==> flow/design.v <==
module aluDesign#(parameter W = 8, N = 4) (clk,rst,CE,MODE,CIN,INP_VALID,CMD,OPA,OPB, ERR,OV,COUT,G,L,E, RES);
    input clk,rst,CE,MODE,CIN;
    input [1:0] INP_VALID;
    input [N-1:0] CMD;
    input [W-1:0] OPA,OPB;
    output reg ERR,OV,COUT,G,L,E;
        output reg [2*W-1:0] RES;
        reg [2*W-1:0] res_comb;
    parameter INV_INP = 2'b00, OPA_VALID = 2'b01, OPB_VALID = 2'b10, OPA_AND_OPB_VALID = 2'b11;
    parameter SHIFT_W = $clog2(W);
    reg [W-1:0] opa_r,opb_r;
    reg [N-1:0] cmd_r;
    reg [1:0] valid_r;
    reg mode_r,cin_r;
    reg cout_comb,ov_comb,g_comb,l_comb,e_comb,err_comb;
    always@(posedge clk,posedge rst) begin
        if(rst) begin
            opa_r <= 0;
            opb_r <= 0;
            cmd_r <= 0;
            valid_r <= 0;
            cin_r <= 0;
            mode_r <= 0;
        end
        else if(CE) begin
            opa_r <= OPA;
            opb_r <= OPB;
            cmd_r <= CMD;
            valid_r <= INP_VALID;
            cin_r <= CIN;
            mode_r <= MODE;
       end
    end
    always@(*) begin
        if(CE) begin
            res_comb = 0;
            err_comb = 0;
            cout_comb = 0;
            ov_comb = 0;
            g_comb = 0;
            l_comb = 0;
            e_comb = 0;
            if(mode_r == 1) begin
                case(valid_r)
                    INV_INP : begin
                        res_comb = 0;
                        err_comb = 1;
                    end
                    OPA_VALID : begin
                        case(cmd_r)
                            4'b0100 : begin
                                res_comb = opa_r + 1;
                                cout_comb = res_comb[W];
                            end
                           4'b0101 : begin
                               res_comb = opa_r - 1;
                               ov_comb = res_comb[W];
                            end
                            default : err_comb = 1;
                        endcase
                    end
                    OPB_VALID : begin
                        case(cmd_r)
                            4'b0110 : begin
                                res_comb = opb_r + 1;
                                cout_comb = res_comb[W];
                            end
                            4'b0111 : begin
                                res_comb = opb_r - 1;
                                ov_comb = res_comb[W];
                            end
                            default : err_comb = 1;
                        endcase
                    end
                    OPA_AND_OPB_VALID : begin
                        case(cmd_r)
                            4'b0000 : begin
                                res_comb = opa_r + opb_r;
                                cout_comb = res_comb[W];
                            end
                            4'b0001 : begin
                                res_comb = opa_r - opb_r;
                                ov_comb = res_comb[W];
                            end
                            4'b0010 : begin
                                res_comb = opa_r + opb_r + cin_r;
                                cout_comb = res_comb[W];
                            end
                            4'b0011 : begin
                                res_comb = opa_r - opb_r - cin_r;
                                ov_comb = res_comb[W];
                            end
                            4'b1000 : begin
                                g_comb  = (opa_r > opb_r) ? 1:0;
                                l_comb = (opa_r < opb_r) ? 1:0;
                                e_comb = (opa_r == opb_r) ? 1:0;
                            end
                            4'b1001 : begin
                                res_comb = (opa_r + 1) * (opb_r + 1);
                            end
                            4'b1010 : begin
                                res_comb = (opa_r<<1) * (opb_r);
                            end
                            4'b1011 : begin
                                res_comb = $signed(opa_r) + $signed(opb_r);
                                ov_comb = (($signed(opa_r) > 0) && ($signed(opb_r) > 0) && ($signed(res_comb[W-1:0])<=0) || ($signed(opa_r) < 0) && ($signed(opb_r) < 0) && ($signed(res_comb[W-1:0]) >= 0));
                                g_comb  = ($signed(opa_r) > $signed(opb_r)) ? 1:0;
                                l_comb = ($signed(opa_r) < $signed(opb_r)) ? 1:0;
                                e_comb = ($signed(opa_r) == $signed(opb_r)) ? 1:0;
                            end
                            4'b1100 : begin
                                res_comb = $signed(opa_r) - $signed(opb_r);
                                ov_comb = (($signed(opa_r) > 0) && ($signed(opb_r) < 0) && ($signed(res_comb[W-1:0]) <= 0) || ($signed(opa_r) < 0) && ($signed(opb_r) > 0) && ($signed(res_comb[W-1:0]) >= 0));
                                g_comb  = ($signed(opa_r) > $signed(opb_r)) ? 1:0;
                                l_comb = ($signed(opa_r) < $signed(opb_r)) ? 1:0;
                                e_comb = ($signed(opa_r) == $signed(opb_r)) ? 1:0;
                            end
                            default : err_comb = 1;
                        endcase
                    end
                    default : err_comb = 1;
                endcase
            end
            else begin
                case(valid_r)
                    INV_INP : begin
                        res_comb = 0;
                        err_comb = 1;
                    end
                    OPA_VALID : begin
                        case(cmd_r)
                            4'b0110 : begin
                                res_comb = ~(opa_r);
                                res_comb[2*W-1 : 8] = 0;
                            end
                            4'b1000 : begin
                                res_comb = opa_r >> 1;
                            end
                            4'b1001 : begin
                                res_comb = opa_r << 1;
                            end
                            default : err_comb = 1;
                        endcase
                    end
                    OPB_VALID : begin
                        case(cmd_r)
                            4'b0111 : begin
                                res_comb = ~(opb_r);
                                res_comb[2*W-1 : 8] = 0;
                            end
                            4'b1010 : begin
                                res_comb = opb_r >> 1;
                            end
                            4'b1011 : begin
                                res_comb = opb_r << 1;
                            end
                            default : err_comb = 1;
                        endcase
                    end
                    OPA_AND_OPB_VALID : begin
                        case(cmd_r)
                            4'b0000 : begin
                                res_comb = opa_r & opb_r;
                            end
                            4'b0001 : begin
                                res_comb = ~(opa_r & opb_r);
                                res_comb[2*W-1 : 8] = 0;
                            end
                            4'b0010 : begin
                                res_comb = opa_r | opb_r;
                            end
                            4'b0011 : begin
                                res_comb = ~(opa_r | opb_r);
                                res_comb[2*W-1 : 8] = 0;
                            end
                            4'b0100 : begin
                                res_comb = opa_r ^ opb_r;
                            end
                            4'b0101 : begin
                                res_comb = ~(opa_r ^ opb_r);
                                res_comb[2*W-1 : 8] = 0;
                            end
                            4'b1100 : begin
                                if( |(opb_r[(W-1) : (SHIFT_W+1)])) begin
                                    err_comb = 1;
                                    res_comb = 0;
                                end
                                else
                                    res_comb = (opa_r << (opb_r[SHIFT_W-1:0])) | opa_r >> (W - (opb_r[SHIFT_W-1:0]));
                                    res_comb[2*W-1 : 8] = 0;
                            end
                            4'b1101 : begin
                                if( |(opb_r[(W-1) : (SHIFT_W+1)])) begin
                                    res_comb = 0;
                                    err_comb = 1;
                                end
                                else
                                    res_comb = (opa_r >> opb_r[SHIFT_W-1:0]) | opa_r << (W - opb_r[SHIFT_W-1:0]);
                                    res_comb[2*W-1 : 8] = 0;
                            end
                            default : err_comb = 1;
                        endcase
                    end
                    default : err_comb = 1;
                endcase
            end
        end
        else begin
           res_comb = 0;
           err_comb = 0;
           cout_comb = 0;
           ov_comb = 0;
           g_comb = 0;
           l_comb = 0;
           e_comb = 0;
        end
    end
    always@(posedge clk, posedge rst) begin
        if(rst) begin
            RES <= 0;
            COUT <= 0;
            OV <= 0;
            G <= 0;
            L <= 0;
            E <= 0;
            ERR  <= 0;
        end
        else if(CE) begin
            RES <= res_comb;
                COUT <= cout_comb;
                OV <= ov_comb;
                G <= g_comb;
                L <= l_comb;
                E <= e_comb;
                ERR  <= err_comb;
        end
    end
endmodule
Memo
Re: synthesis data of aluDesign

From RTL to reports: aluDesign
Each step is given for the RTL above and for the edited RTL.
Lines under "before" count in the file above, lines under "after" in the edited file.
"change": "after" minus "before" as printed here.
Cell names lack the library's common part.
{"block": "inputs", "design": "aluDesign", "clk_port": "clk", "lib": "sky130hd", "corner": "tt_025C_1v80"}

Edit of the RTL
The edit as a unified diff against the file above.
The edit is scripted: it alters the design's behaviour and was not made to optimise anything.
begin of diff
@@ -187,5 +187,5 @@
                                 end
                                 else
-                                    res_comb = (opa_r << (opb_r[SHIFT_W-1:0])) | opa_r >> (W - (opb_r[SHIFT_W-1:0]));
+                                    res_comb = (opa_r << (opb_r[SHIFT_W-1:0])) | opa_r >> 2;
                                     res_comb[2*W-1 : 8] = 0;
                             end
end of diff

Word-level counts
Counts by Yosys on the flattened word-level netlist (proc, flatten, opt, wreduce; memories kept). Register bits leave out memories and registers merged into their read ports (data or address). Print and check cells are left out.
{"block": "classes", "element": "add_sub_neg", "before": 11, "after": 11, "change": 0}
{"block": "classes", "element": "multipliers", "before": 2, "after": 2, "change": 0}
{"block": "classes", "element": "div_mod_pow", "before": 0, "after": 0, "change": 0}
{"block": "classes", "element": "compare", "before": 12, "after": 12, "change": 0}
{"block": "classes", "element": "eq_ne", "before": 18, "after": 18, "change": 0}
{"block": "classes", "element": "n_shift", "before": 4, "after": 3, "change": -1}
{"block": "classes", "element": "mux", "before": 48, "after": 48, "change": 0}
{"block": "classes", "element": "n_logic", "before": 10, "after": 10, "change": 0}
{"block": "classes", "element": "reduce_and_logical", "before": 22, "after": 22, "change": 0}
{"block": "ops", "op": "8-bit OR", "before": 3, "after": 2, "change": -1}
{"block": "ops", "op": "8-bit by 32-bit >> shifter with 8-bit output", "before": 1, "after": 0, "change": -1}
{"block": "ops", "op": "8-bit by 6-bit OR with 8-bit output", "before": 0, "after": 1, "change": 1}
{"block": "ops", "op": "1-bit 2-to-1 mux", "before": 24, "after": 24, "change": 0}
{"block": "ops", "op": "1-bit logical AND", "before": 8, "after": 8, "change": 0}
{"block": "ops", "op": "1-bit case mux with 2-bit select", "before": 8, "after": 8, "change": 0}
{"block": "ops", "op": "4-bit == test (second input constant)", "before": 6, "after": 6, "change": 0}
{"block": "ops", "op": "8-bit NOT", "before": 5, "after": 5, "change": 0}
{"block": "ops", "op": "1-bit case mux with 4-bit select", "before": 5, "after": 5, "change": 0}
{"block": "ops", "op": "4-bit by 3-bit == test with 1-bit output (second input constant)", "before": 4, "after": 4, "change": 0}
{"block": "ops", "op": "2-bit OR reduction", "before": 4, "after": 4, "change": 0}
{"block": "ops", "op": "3-bit OR reduction", "before": 3, "after": 3, "change": 0}
{"block": "ops", "op": "8-bit by 1-bit adder with 9-bit output (second input constant)", "before": 2, "after": 2, "change": 0}
{"block": "ops", "op": "8-bit by 8-bit adder with 9-bit output", "before": 2, "after": 2, "change": 0}
{"block": "ops", "op": "2-bit == test (second input constant)", "before": 2, "after": 2, "change": 0}
{"block": "ops", "op": "4-bit by 2-bit == test with 1-bit output (second input constant)", "before": 2, "after": 2, "change": 0}
{"block": "ops", "op": "8-bit == test", "before": 2, "after": 2, "change": 0}
{"block": "ops", "op": "8-bit by 1-bit >= comparator with 1-bit output (second input constant)", "before": 2, "after": 2, "change": 0}
{"block": "ops", "op": "8-bit by 1-bit > comparator with 1-bit output (second input constant)", "before": 2, "after": 2, "change": 0}
{"block": "ops", "op": "8-bit > comparator", "before": 2, "after": 2, "change": 0}
{"block": "ops", "op": "8-bit by 1-bit less-or-equal comparator with 1-bit output (second input constant)", "before": 2, "after": 2, "change": 0}
{"block": "ops", "op": "1-bit logical OR", "before": 2, "after": 2, "change": 0}
{"block": "ops", "op": "8-bit by 1-bit < comparator with 1-bit output (second input constant)", "before": 2, "after": 2, "change": 0}
{"block": "ops", "op": "8-bit < comparator", "before": 2, "after": 2, "change": 0}
{"block": "ops", "op": "8-bit 2-to-1 mux", "before": 2, "after": 2, "change": 0}
{"block": "ops", "op": "16-bit case mux with 2-bit select", "before": 2, "after": 2, "change": 0}
{"block": "ops", "op": "16-bit case mux with 4-bit select", "before": 2, "after": 2, "change": 0}
{"block": "ops", "op": "8-bit case mux with 3-bit select", "before": 2, "after": 2, "change": 0}
The list need not be complete.
{"block": "word_totals", "element": "regBits", "before": 46, "after": 46, "change": 0}
{"block": "word_totals", "element": "latchBits", "before": 0, "after": 0, "change": 0}
{"block": "word_totals", "element": "mem_bits_rw", "before": 0, "after": 0, "change": 0}
{"block": "word_totals", "element": "romBits", "before": 0, "after": 0, "change": 0}
{"block": "word_totals", "element": "clocked_rd_ports_x_width", "before": 0, "after": 0, "change": 0}
{"block": "word_totals", "element": "n_memories", "before": 0, "after": 0, "change": 0}
{"block": "word_totals", "element": "out_inout_bits", "before": 22, "after": 22, "change": 0}
{"block": "word_totals", "element": "wordCells", "before": 140, "after": 139, "change": -1}

Logic depth
Depth = most cells in a row (Yosys ltp): at word level without a register or memory, in the mapped netlist without a sequential cell, where the memories' decode and read muxes count.
{"block": "logic_depth", "element": "depth_word", "before": 7, "after": 7, "change": 0}
{"block": "logic_depth", "element": "ABC_AREA", "before": "0", "after": "0"}
{"block": "logic_depth", "element": "mapped_depth", "before": 25, "after": 24, "change": -1}
{"block": "logic_depth", "element": "mapped_depth_nobuf", "before": 21, "after": 22, "change": 1}

Synthesis result
Yosys stat after the flow's synthesis: flattened, memories mapped to cells. It holds for the ABC_AREA given above (unset counts as 0); a run with the other value may have another netlist.
{"block": "types", "cell_type": "a21oi_1", "before": 78, "after": 58, "change": -20}
{"block": "types", "cell_type": "xnor2_1", "before": 72, "after": 55, "change": -17}
{"block": "types", "cell_type": "nand2_1", "before": 129, "after": 139, "change": 10}
{"block": "types", "cell_type": "a22oi_1", "before": 19, "after": 9, "change": -10}
{"block": "types", "cell_type": "nand4_1", "before": 12, "after": 2, "change": -10}
{"block": "types", "cell_type": "xor2_1", "before": 19, "after": 27, "change": 8}
{"block": "types", "cell_type": "a31oi_1", "before": 17, "after": 10, "change": -7}
{"block": "types", "cell_type": "nor2b_1", "before": 10, "after": 17, "change": 7}
{"block": "types", "cell_type": "a221o_1", "before": 1, "after": 8, "change": 7}
{"block": "types", "cell_type": "nor2_1", "before": 152, "after": 158, "change": 6}
{"block": "types", "cell_type": "buf_2", "before": 18, "after": 12, "change": -6}
{"block": "types", "cell_type": "nor3_1", "before": 27, "after": 22, "change": -5}
{"block": "types", "cell_type": "nand2b_1", "before": 24, "after": 19, "change": -5}
{"block": "types", "cell_type": "mux2i_1", "before": 19, "after": 14, "change": -5}
{"block": "types", "cell_type": "clkinv_1", "before": 12, "after": 7, "change": -5}
{"block": "types", "cell_type": "a221oi_1", "before": 7, "after": 12, "change": 5}
{"block": "types", "cell_type": "or2_2", "before": 6, "after": 11, "change": 5}
{"block": "types", "cell_type": "a2111oi_0", "before": 2, "after": 7, "change": 5}
The list need not be complete.
{"block": "mapped", "element": "cell_count", "before": 1374, "after": 1332, "change": -42}
{"block": "mapped", "element": "mapped_area_mm2", "before": 0.0105989, "after": 0.010385, "change": -0.0002139}
{"block": "mapped", "element": "seq_area_mm2", "before": 0.0011511, "after": 0.0011511, "change": 0.0000000}
{"block": "mapped", "element": "flip_flops", "before": 46, "after": 46, "change": 0}

Worst setup path after synthesis
OpenSTA on the mapped netlist: ideal clock, no wires. The path of least setup slack (recovery checks aside). Input and output delay are each 20% of the period. Register names are those of the netlist, which keeps one name where synthesis merged equal registers.
{"block": "synth_path", "element": "kind", "before": "register to register", "after": "register to register"}
{"block": "synth_path", "element": "start", "before": "register opb_r[1]", "after": "register opb_r[1]"}
{"block": "synth_path", "element": "end", "before": "register RES[14]", "after": "register RES[15]"}
{"block": "synth_path", "element": "tclk_ns", "before": 6.0, "after": 6.0, "change": 0.0}
{"block": "synth_path", "element": "launch_ns", "before": 0.000, "after": 0.000, "change": 0.000}
{"block": "synth_path", "element": "arrival_time_ns", "before": 5.958, "after": 6.024, "change": 0.066}
{"block": "synth_path", "element": "t_required_ns", "before": 5.917, "after": 5.874, "change": -0.043}
{"block": "synth_path", "element": "slack_ns", "before": -0.042, "after": -0.150, "change": -0.108}
{"block": "synth_path", "element": "path_delay_ns", "before": 6.041, "after": 6.150, "change": 0.109}
{"block": "synth_path", "element": "path_stages", "before": 24, "after": 24, "change": 0}
{"block": "synth_path", "element": "n_path_buf", "before": 4, "after": 4, "change": 0}
{"block": "synth_path", "element": "period_less_setup_slack_ns", "before": 6.042, "after": 6.15, "change": 0.108}
"path_delay_ns" = arrival - input delay + setup time.
"path_stages" counts driving pins, that of a launching flip-flop among them; a cell with two outputs on the path counts twice.
"period_less_setup_slack_ns" = period - worst setup slack (recovery checks aside). The figure is calculated, with input and output delays left at 20% of the set period.
Between the ends stands the longest chain of elaborated cells between them, by number of cells; it is not shown to be the way that was timed. Of several equally long chains one is given.
Each line given opens the expression or statement behind the cell; cells for indexed reads and writes are added by Yosys, which also makes memories of some case tables.
{"block": "synth_between_before", "path_cell_list": "dfrtp_1 -> clkinv_1 -> clkbuf_1 -> ha_1 -> clkbuf_1 -> clkbuf_1 -> clkbuf_1 -> nand2_1 -> fa_1 -> inv_1 -> fa_1 -> ha_1 -> inv_1 -> fa_1 -> inv_1 -> fa_1 -> a21o_1 -> a211oi_1 -> o21ai_0 -> a31o_2 -> a21oi_1 -> xor2_1 -> o221a_2 -> o21ai_0", "elab_chain_cells": 5, "cells_between": 12}
{"block": "synth_rtl_before", "element": "start: declaration", "line_no": 11, "source": "reg [W-1:0] opa_r,opb_r;"}
{"block": "synth_rtl_before", "element": "start: assignment", "line_no": 19, "source": "opb_r <= 0;"}
{"block": "synth_rtl_before", "element": "start: assignment", "line_no": 27, "source": "opb_r <= OPB;"}
{"block": "synth_rtl_before", "element": "8-bit by 1-bit adder with 9-bit output", "line_no": 99, "source": "res_comb = (opa_r + 1) * (opb_r + 1);"}
{"block": "synth_rtl_before", "element": "9-bit by 9-bit multiplier with 16-bit output", "line_no": 99}
{"block": "synth_rtl_before", "element": "16-bit case mux with 8-bit select", "line_no": 76, "source": "case(cmd_r)"}
{"block": "synth_rtl_before", "element": "16-bit case mux with 4-bit select", "line_no": 44, "source": "case(valid_r)"}
{"block": "synth_rtl_before", "element": "16-bit 2-to-1 mux", "line_no": 43, "source": "if(mode_r == 1) begin"}
{"block": "synth_rtl_before", "element": "end: assignment", "line_no": 220, "source": "RES <= 0;"}
{"block": "synth_rtl_before", "element": "end: assignment", "line_no": 229, "source": "RES <= res_comb;"}
{"block": "synth_rtl_before", "element": "end: declaration", "line_no": 7, "source": "output reg [2*W-1:0] RES;"}
{"block": "synth_between_after", "path_cell_list": "dfrtp_1 -> clkbuf_1 -> inv_1 -> buf_1 -> ha_1 -> clkbuf_1 -> clkbuf_1 -> nand2b_1 -> fa_1 -> inv_1 -> fa_1 -> fa_1 -> inv_1 -> fa_1 -> inv_1 -> ha_1 -> o21ai_0 -> nor2b_1 -> nor3_1 -> a2111oi_1 -> o21bai_1 -> a21oi_1 -> xnor2_1 -> a311o_1", "elab_chain_cells": 5, "cells_between": 12}
{"block": "synth_rtl_after", "element": "start: declaration", "line_no": 11, "source": "reg [W-1:0] opa_r,opb_r;"}
{"block": "synth_rtl_after", "element": "start: assignment", "line_no": 19, "source": "opb_r <= 0;"}
{"block": "synth_rtl_after", "element": "start: assignment", "line_no": 27, "source": "opb_r <= OPB;"}
{"block": "synth_rtl_after", "element": "8-bit by 1-bit adder with 9-bit output", "line_no": 99, "source": "res_comb = (opa_r + 1) * (opb_r + 1);"}
{"block": "synth_rtl_after", "element": "9-bit by 9-bit multiplier with 16-bit output", "line_no": 99}
{"block": "synth_rtl_after", "element": "16-bit case mux with 8-bit select", "line_no": 76, "source": "case(cmd_r)"}
{"block": "synth_rtl_after", "element": "16-bit case mux with 4-bit select", "line_no": 44, "source": "case(valid_r)"}
{"block": "synth_rtl_after", "element": "16-bit 2-to-1 mux", "line_no": 43, "source": "if(mode_r == 1) begin"}
{"block": "synth_rtl_after", "element": "end: assignment", "line_no": 220, "source": "RES <= 0;"}
{"block": "synth_rtl_after", "element": "end: assignment", "line_no": 229, "source": "RES <= res_comb;"}
{"block": "synth_rtl_after", "element": "end: declaration", "line_no": 7, "source": "output reg [2*W-1:0] RES;"}

Path in the finished layout
Path of least setup slack in the final report of each run of set A (OpenROAD, finished layout, wires in). Where an end is a register, its clock arrival counts in the times.
{"block": "layout_path", "element": "kind", "before": "register to register", "after": "register to register"}
{"block": "layout_path", "element": "start", "before": "register opb_r[5]", "after": "register opa_r[1]"}
{"block": "layout_path", "element": "end", "before": "register RES[14]", "after": "register RES[14]"}
{"block": "layout_path", "element": "tclk_ns", "before": 6.0, "after": 6.0, "change": 0.0}
{"block": "layout_path", "element": "launch_ns", "before": 0.30, "after": 0.32, "change": 0.02}
{"block": "layout_path", "element": "arrival_time_ns", "before": 5.83, "after": 5.87, "change": 0.04}
{"block": "layout_path", "element": "t_required_ns", "before": 6.18, "after": 6.20, "change": 0.02}
{"block": "layout_path", "element": "slack_ns", "before": 0.35, "after": 0.33, "change": -0.02}
{"block": "layout_path", "element": "path_stages", "before": 22, "after": 23, "change": 1}
{"block": "layout_path", "element": "n_path_buf", "before": 1, "after": 2, "change": 1}
Between the ends stands the longest chain of elaborated cells between them, by number of cells; it is not shown to be the way that was timed. Of several equally long chains one is given.
{"block": "layout_between_before", "path_cell_list": "dfrtp_1 -> and4_1 -> nand4_1 -> xnor2_1 -> buf_4 -> nor2_1 -> fa_1 -> inv_1 -> fa_1 -> inv_1 -> fa_1 -> inv_1 -> fa_1 -> inv_1 -> ha_1 -> nor3_1 -> o21ai_0 -> a31o_2 -> a21oi_1 -> xor2_1 -> o221a_2 -> o21ai_0", "elab_chain_cells": 5, "cells_between": 12}
{"block": "layout_rtl_before", "element": "start: declaration", "line_no": 11, "source": "reg [W-1:0] opa_r,opb_r;"}
{"block": "layout_rtl_before", "element": "start: assignment", "line_no": 19, "source": "opb_r <= 0;"}
{"block": "layout_rtl_before", "element": "start: assignment", "line_no": 27, "source": "opb_r <= OPB;"}
{"block": "layout_rtl_before", "element": "8-bit by 1-bit adder with 9-bit output", "line_no": 99, "source": "res_comb = (opa_r + 1) * (opb_r + 1);"}
{"block": "layout_rtl_before", "element": "9-bit by 9-bit multiplier with 16-bit output", "line_no": 99}
{"block": "layout_rtl_before", "element": "16-bit case mux with 8-bit select", "line_no": 76, "source": "case(cmd_r)"}
{"block": "layout_rtl_before", "element": "16-bit case mux with 4-bit select", "line_no": 44, "source": "case(valid_r)"}
{"block": "layout_rtl_before", "element": "16-bit 2-to-1 mux", "line_no": 43, "source": "if(mode_r == 1) begin"}
{"block": "layout_rtl_before", "element": "end: assignment", "line_no": 220, "source": "RES <= 0;"}
{"block": "layout_rtl_before", "element": "end: assignment", "line_no": 229, "source": "RES <= res_comb;"}
{"block": "layout_rtl_before", "element": "end: declaration", "line_no": 7, "source": "output reg [2*W-1:0] RES;"}
{"block": "layout_between_after", "path_cell_list": "dfrtp_1 -> nand2_1 -> or3_1 -> xnor2_1 -> buf_4 -> nand2_1 -> fa_1 -> inv_1 -> fa_1 -> ha_1 -> inv_1 -> fa_1 -> inv_1 -> fa_1 -> a21o_1 -> a211oi_1 -> nor2_1 -> o41ai_2 -> buf_4 -> o21ai_0 -> xnor2_1 -> o221ai_1 -> a221o_1", "elab_chain_cells": 5, "cells_between": 12}
{"block": "layout_rtl_after", "element": "start: declaration", "line_no": 11, "source": "reg [W-1:0] opa_r,opb_r;"}
{"block": "layout_rtl_after", "element": "start: assignment", "line_no": 18, "source": "opa_r <= 0;"}
{"block": "layout_rtl_after", "element": "start: assignment", "line_no": 26, "source": "opa_r <= OPA;"}
{"block": "layout_rtl_after", "element": "8-bit by 1-bit adder with 9-bit output", "line_no": 99, "source": "res_comb = (opa_r + 1) * (opb_r + 1);"}
{"block": "layout_rtl_after", "element": "9-bit by 9-bit multiplier with 16-bit output", "line_no": 99}
{"block": "layout_rtl_after", "element": "16-bit case mux with 8-bit select", "line_no": 76, "source": "case(cmd_r)"}
{"block": "layout_rtl_after", "element": "16-bit case mux with 4-bit select", "line_no": 44, "source": "case(valid_r)"}
{"block": "layout_rtl_after", "element": "16-bit 2-to-1 mux", "line_no": 43, "source": "if(mode_r == 1) begin"}
{"block": "layout_rtl_after", "element": "end: assignment", "line_no": 220, "source": "RES <= 0;"}
{"block": "layout_rtl_after", "element": "end: assignment", "line_no": 229, "source": "RES <= res_comb;"}
{"block": "layout_rtl_after", "element": "end: declaration", "line_no": 7, "source": "output reg [2*W-1:0] RES;"}

Layout results
Runs of the flow (Yosys, OpenROAD) on both versions; the two runs of a pair have the same settings. The constraints put input and output delay at 20% of the set period each and load the outputs with 0.01 pF.
{"block": "flow_settings_set_A", "CORE_UTILIZATION": 40, "period_ns": 6.0, "CAP_MARGIN": 20, "CORE_MARGIN": 2, "SLEW_MARGIN": 20}
{"block": "measured_set_A", "element": "synthArea_mm2", "before": 0.0105989, "after": 0.010385, "change": -0.0002139}
{"block": "measured_set_A", "element": "die_footprint_mm2", "before": 0.0278156, "after": 0.0272679, "change": -0.0005477}
{"block": "measured_set_A", "element": "layout_stdcell_area_mm2", "before": 0.0118526, "after": 0.0116862, "change": -0.0001664}
{"block": "measured_set_A", "element": "worst_setup_slack_ns", "before": 0.348, "after": 0.331, "change": -0.017}
{"block": "measured_set_A", "element": "tns_setup_ns", "before": 0.000, "after": 0.000, "change": 0.000}
{"block": "measured_set_A", "element": "period_reached_ns", "before": 5.652, "after": 5.669, "change": 0.017}
{"block": "flow_settings_set_B", "CELL_PAD_IN_SITES_DETAIL_PLACEMENT": 2, "CORE_UTILIZATION": 28, "CTS_CLUSTER_DIAMETER": 192, "CTS_CLUSTER_SIZE": 95, "GPL_ROUTABILITY_DRIVEN": 0, "GPL_TIMING_DRIVEN": 1, "MAX_ROUTING_LAYER": "met4", "PLACE_DENSITY": 0.54, "SETUP_SLACK_MARGIN": 0.58, "SLEW_MARGIN": 40, "period_ns": 10.3, "CAP_MARGIN": 20, "CORE_MARGIN": 2}
{"block": "measured_set_B", "element": "synthArea_mm2", "before": 0.0105989, "after": 0.010385, "change": -0.0002139}
{"block": "measured_set_B", "element": "die_footprint_mm2", "before": 0.0394261, "after": 0.0386457, "change": -0.0007804}
{"block": "measured_set_B", "element": "layout_stdcell_area_mm2", "before": 0.01178, "after": 0.0114973, "change": -0.0002827}
{"block": "measured_set_B", "element": "worst_setup_slack_ns", "before": 3.638, "after": 3.134, "change": -0.504}
{"block": "measured_set_B", "element": "tns_setup_ns", "before": 0.000, "after": 0.000, "change": 0.000}
{"block": "measured_set_B", "element": "period_reached_ns", "before": 6.662, "after": 7.166, "change": 0.504}
"period_reached_ns" is the run's clock period less its worst setup slack. It is reckoned from that one timing run; input and output delays stay at 20% of the period that was set.
